==> flow/design.v <==
module sensor_if(input sens_active,reset,clk,output passed);
reg [255-1:0] shift_reg;
reg compleated,uninterupted;
  always @(posedge clk) begin
  if(~reset && sens_active && ~uninterupted)begin
      shift_reg <= {shift_reg[255-2:0], sens_active};
      if(shift_reg[255-1])begin
        uninterupted = 1;
        shift_reg <= 0;
      end
    end  
    if(~reset && uninterupted && ~sens_active)begin
      shift_reg <= {shift_reg[255-2:0], ~sens_active};
    end if(uninterupted && shift_reg[255-1] && ~sens_active) begin
      compleated = 1;
    end
    if(reset) begin
      shift_reg <= 0;
      compleated = 0;
      uninterupted = 0;
    end
  end
  assign passed = compleated;
endmodule
=== Reports on sensor_if ===
What the tools print for sensor_if, step after step.
Lines are those of the file above, counted from 1.
Library cell names are shortened.
Not given: n/a

* Design top: sensor_if
* Clock port: clk
* Cell library: sky130hd
* Corner: tt_025C_1v80

=== After elaboration ===
Counts by Yosys on the flattened word-level netlist (proc, flatten, opt, wreduce; memories kept). Register bits leave out memories and registers merged into their read ports (data or address). Print and check cells are left out. Cells with the same type and inputs are merged into one.

* Bits of input ports: 3
* Output and inout port bits: 1
* Elaborated cells: 18
* Flip-flop bits (word level): 257

* Bitwise gates (word level): 3
* Reductions and logical operators: 7
* Multiplexer cells: 5

{| class="wikitable"
|+ Operator list
! cell !! count
|-
| 255-bit two-way mux || 3
|-
| 1-bit logical AND || 6
|-
| 1-bit inverter || 3
|-
| 2-bit nonzero test || 1
|-
| 1-bit two-way mux || 2
|}

=== Logic depth ===
Depth = most cells in a row (Yosys ltp): at word level without a register or memory, in the mapped netlist without a sequential cell, where the memories' decode and read muxes count.

* Word-level depth: 7
* ABC_AREA: 0
* Depth in mapped cells: 6
* Mapped depth without buffers: 3

=== Synthesis result ===
The flow's flattened synthesis, as Yosys stat reports it; memories are mapped. The netlist is that of the ABC_AREA named above (0 if unset); the other value can give another one.
Totals and module areas in this step are rounded.

{| class="wikitable"
|+ Cell types
! type !! count !! area in all (um^2)
|-
| dfxtp_1 || 257 || 5.14E+03
|-
| a21oi_1 || 256 || 1.28E+03
|-
| nand2_1 || 255 || 957.168
|-
| o21ai_0 || 154 || 770.739
|-
| o21ai_1 || 100 || 500.48
|-
| buf_2 || 41 || 205.197
|-
| clkbuf_1 || 45 || 168.912
|-
| buf_6 || 12 || 135.13
|-
| clkbuf_2 || 13 || 65.062
|-
| buf_4 || 2 || 15.014
|-
| nor3b_2 || 1 || 12.512
|-
| nor2_1 || 3 || 11.261
|-
| xnor2_1 || 1 || 8.758
|-
| a211oi_1 || 1 || 7.507
|-
| and2b_1 || 1 || 7.507
|-
| inv_1 || 1 || 3.754
|}

* Chip area (Yosys): 9300 um^2
* Buffers: 113
* Mapped cells: 1143
* Sequential part of the area: 5100 um^2
* Flip-flops: 257

=== Worst setup path after synthesis ===
Source: OpenSTA report_checks on the synthesized netlist (no wires, ideal clock, input and output delay 20% of the period each), path of least setup slack; recovery checks are left aside. Register names are those of the netlist, which keeps one name where synthesis merged equal registers.

* Path kind: in2reg
* Start: input port reset
* End: register shift_reg[202]
* Setup time: 0.132 ns
* Slack: 3.107 ns
* Path delay: 0.893 ns
* Time at the first pin: 1.000 ns
* Stages on the path: 4
* Path buffers: 3
* External input delay: 1.000 ns
* Clock period: 5.0 ns
* Data arrival time: 1.761 ns
* Required time: 4.868 ns
* Period reached after synthesis: 1.893 ns

"path delay" = arrival - input delay + setup time.
"stages on the path" counts driving pins, that of a launching flip-flop among them; a cell with two outputs on the path counts twice.
"period reached after synthesis" is the clock period less the worst setup slack; recovery checks do not enter. This is arithmetic on one report: input and output delays are still those of the set period (20% each).
Between the ends stands the longest chain of elaborated cells between them, by number of cells; it is not shown to be the way that was timed. Of several equally long chains one is given.
A line is the first line of the expression or statement that the cell stems from. Yosys adds cells for indexed reads and writes and turns some case tables into memories.
At most two assigning lines are given for a register; there are more.

* Cell sequence: clkbuf_1 > clkbuf_1 > clkbuf_1 > a21oi_1
* Length of the longest elaborated chain: 7
* Elaborated cells on any way between the ends: 9
* Those cells by class: mux (3); logic (1); reduce/logical (5)

{| class="wikitable"
|+ Ends and longest elaborated chain, after synthesis
! what !! RTL line !! RTL
|-
| from (decl) || 1 || <nowiki>module sensor_if(input sens_active,reset,clk,output passed);</nowiki>
|-
| 1-bit inverter || 5 || <nowiki>if(~reset && sens_active && ~uninterupted)begin</nowiki>
|-
| 1-bit logical AND x2 || 5 ||
|-
| 1-bit two-way mux || 5 ||
|-
| 1-bit logical AND x2 || 12 || <nowiki>if(~reset && uninterupted && ~sens_active)begin</nowiki>
|-
| 255-bit two-way mux || 12 ||
|-
| to (assign) || 6 || <nowiki>shift_reg <= {shift_reg[255-2:0], sens_active};</nowiki>
|-
| to (assign) || 13 || <nowiki>shift_reg <= {shift_reg[255-2:0], ~sens_active};</nowiki>
|-
| to (decl) || 2 || <nowiki>reg [255-1:0] shift_reg;</nowiki>
|}

=== Worst path after layout ===
From the final timing report of run B: the path of least setup slack in the routed layout; clock arrival at registers is part of the times.

* Path kind: reg2out
* Start: register compleated
* End: output port passed
* Data arrival time: 1.45 ns
* Path buffers: 1
* Stages on the path: 2
* Required time: 2.12 ns
* Slack: 0.67 ns
* Clock period: 2.65 ns
* Time at the first pin: 0.53 ns
* Output delay: 0.53 ns

* Cell sequence: dfxtp_1 > clkdlybuf4s50_1
* Length of the longest elaborated chain: 0
* Elaborated cells on any way between the ends: 0
* RTL lines with such cells: 0

{| class="wikitable"
|+ Ends and longest elaborated chain, after layout
! what !! RTL line !! RTL
|-
| from (decl) || 3 || <nowiki>reg compleated,uninterupted;</nowiki>
|-
| from (assign) || 15 || <nowiki>compleated = 1;</nowiki>
|-
| from (assign) || 19 || <nowiki>compleated = 0;</nowiki>
|-
| to (decl) || 1 || <nowiki>module sensor_if(input sens_active,reset,clk,output passed);</nowiki>
|}

Add stored flow runs of sensor_if

Settings and measured results of 6 stored flow runs for module sensor_if (sky130hd), not sorted in any way. The constraints put input and output delay at 20% of the set period each and load the outputs with 0.01 pF.
"achieved period": clock period set for the run, less the worst setup slack. It is reckoned from that one timing run; input and output delays stay at 20% of the period that was set.
By "time used up by the worst setup path" is meant the share of the clock period that the worst setup path is allowed (20% is reserved at inputs, 20% at outputs), minus its slack. Clock arrival times at its registers enter into it.
By "total power after layout" is meant OpenSTA's value without simulated activity: inputs other than the clock are taken to toggle once in ten clock periods, and the tool carries that through the logic.
Measured values are rounded.

=== Run A ===
{| class="wikitable"
! Setting !! Value
|-
| ABC_AREA || 1
|-
| CELL_PAD_IN_SITES_GLOBAL_PLACEMENT || 3
|-
| CTS_CLUSTER_DIAMETER || 89
|-
| period_ns || 1.91
|-
| CAP_MARGIN || 20
|-
| CORE_MARGIN || 2
|-
| CORE_UTILIZATION || 40
|-
| SLEW_MARGIN || 20
|}
No final report: placement broke off with GPL-0301.

=== Run B ===
{| class="wikitable"
! Setting !! Value
|-
| CAP_MARGIN || 35
|-
| CELL_PAD_IN_SITES_DETAIL_PLACEMENT || 1
|-
| CORE_ASPECT_RATIO || 1.08
|-
| CORE_UTILIZATION || 51
|-
| GPL_ROUTABILITY_DRIVEN || 1
|-
| GPL_TIMING_DRIVEN || 0
|-
| MAX_ROUTING_LAYER || met4
|-
| PLACE_DENSITY || 0.64
|-
| SETUP_SLACK_MARGIN || 0.17
|-
| TNS_END_PERCENT || 85
|-
| period_ns || 2.65
|-
| CORE_MARGIN || 2
|-
| SLEW_MARGIN || 20
|-
! Result !! Value
|-
| Sum of negative setup slack || 0.000 ns
|-
| Achieved period || 1.976 ns
|-
| Time used up by the worst setup path || 1.45 ns
|-
| Worst setup path kind || reg2out
|-
| Area of the die || 19000 um^2
|-
| Smallest setup slack || 0.67 ns
|-
| Area of the standard cells in the finished layout || 11000 um^2
|-
| Total power after layout || 0.0079 W
|-
| Final design utilization || 0.59
|-
| Cell area after synthesis || 9300 um^2
|-
| Worst hold slack || 0.45 ns
|}

=== Run C ===
{| class="wikitable"
! Setting !! Value
|-
| CORE_UTILIZATION || 40
|-
| period_ns || 2.57
|-
| CAP_MARGIN || 20
|-
| CORE_MARGIN || 2
|-
| SLEW_MARGIN || 20
|-
! Result !! Value
|-
| Sum of negative setup slack || 0.000 ns
|-
| Achieved period || 1.901 ns
|-
| Time used up by the worst setup path || 1.39 ns
|-
| Worst setup path kind || reg2out
|-
| Area of the die || 24000 um^2
|-
| Smallest setup slack || 0.67 ns
|-
| Area of the standard cells in the finished layout || 10000 um^2
|-
| Total power after layout || 0.0079 W
|-
| Final design utilization || 0.45
|-
| Cell area after synthesis || 9300 um^2
|-
| Worst hold slack || 0.45 ns
|}

=== Run D ===
{| class="wikitable"
! Setting !! Value
|-
| ABC_AREA || 0
|-
| CAP_MARGIN || 0
|-
| CELL_PAD_IN_SITES_DETAIL_PLACEMENT || 1
|-
| CORE_ASPECT_RATIO || 1.41
|-
| CORE_MARGIN || 5
|-
| CORE_UTILIZATION || 17
|-
| CTS_CLUSTER_DIAMETER || 23
|-
| CTS_CLUSTER_SIZE || 26
|-
| GPL_ROUTABILITY_DRIVEN || 1
|-
| GPL_TIMING_DRIVEN || 0
|-
| HOLD_SLACK_MARGIN || 0.09
|-
| MAX_ROUTING_LAYER || met5
|-
| MIN_ROUTING_LAYER || met2
|-
| PLACE_DENSITY || 0.67
|-
| SLEW_MARGIN || 0
|-
| TNS_END_PERCENT || 80
|-
| period_ns || 1.48
|-
! Result !! Value
|-
| Sum of negative setup slack || -0.085 ns
|-
| Achieved period || 1.526 ns
|-
| Time used up by the worst setup path || 1.53 ns
|-
| Worst setup path kind || reg2reg
|-
| Area of the die || 60000 um^2
|-
| Smallest setup slack || -0.046 ns
|-
| Area of the standard cells in the finished layout || 12000 um^2
|-
| Total power after layout || 0.018 W
|-
| Final design utilization || 0.22
|-
| Cell area after synthesis || 9300 um^2
|-
| Worst hold slack || 0.25 ns
|}

=== Run E ===
{| class="wikitable"
! Setting !! Value
|-
| ABC_AREA || 1
|-
| CAP_MARGIN || 0
|-
| CELL_PAD_IN_SITES_DETAIL_PLACEMENT || 1
|-
| CORE_ASPECT_RATIO || 1.41
|-
| CORE_MARGIN || 10
|-
| CORE_UTILIZATION || 17
|-
| CTS_CLUSTER_DIAMETER || 23
|-
| CTS_CLUSTER_SIZE || 26
|-
| GPL_ROUTABILITY_DRIVEN || 0
|-
| GPL_TIMING_DRIVEN || 0
|-
| MAX_ROUTING_LAYER || met4
|-
| PLACE_DENSITY || 0.67
|-
| SETUP_SLACK_MARGIN || 0.25
|-
| SLEW_MARGIN || 0
|-
| TNS_END_PERCENT || 95
|-
| period_ns || 1.48
|-
! Result !! Value
|-
| Sum of negative setup slack || -65 ns
|-
| Achieved period || 2.233 ns
|-
| Time used up by the worst setup path || 2.23 ns
|-
| Worst setup path kind || reg2reg
|-
| Area of the die || 110000 um^2
|-
| Smallest setup slack || -0.75 ns
|-
| Area of the standard cells in the finished layout || 24000 um^2
|-
| Total power after layout || 0.033 W
|-
| Final design utilization || 0.26
|-
| Cell area after synthesis || 16000 um^2
|-
| Worst hold slack || 0.20 ns
|}

=== Run F ===
{| class="wikitable"
! Setting !! Value
|-
| CORE_UTILIZATION || 40
|-
| period_ns || 3.04
|-
| CAP_MARGIN || 20
|-
| CORE_MARGIN || 2
|-
| SLEW_MARGIN || 20
|-
! Result !! Value
|-
| Sum of negative setup slack || 0.000 ns
|-
| Achieved period || 1.973 ns
|-
| Time used up by the worst setup path || 1.36 ns
|-
| Worst setup path kind || reg2out
|-
| Area of the die || 24000 um^2
|-
| Smallest setup slack || 1.1 ns
|-
| Area of the standard cells in the finished layout || 10000 um^2
|-
| Total power after layout || 0.0069 W
|-
| Final design utilization || 0.45
|-
| Cell area after synthesis || 9300 um^2
|-
| Worst hold slack || 0.45 ns
|}
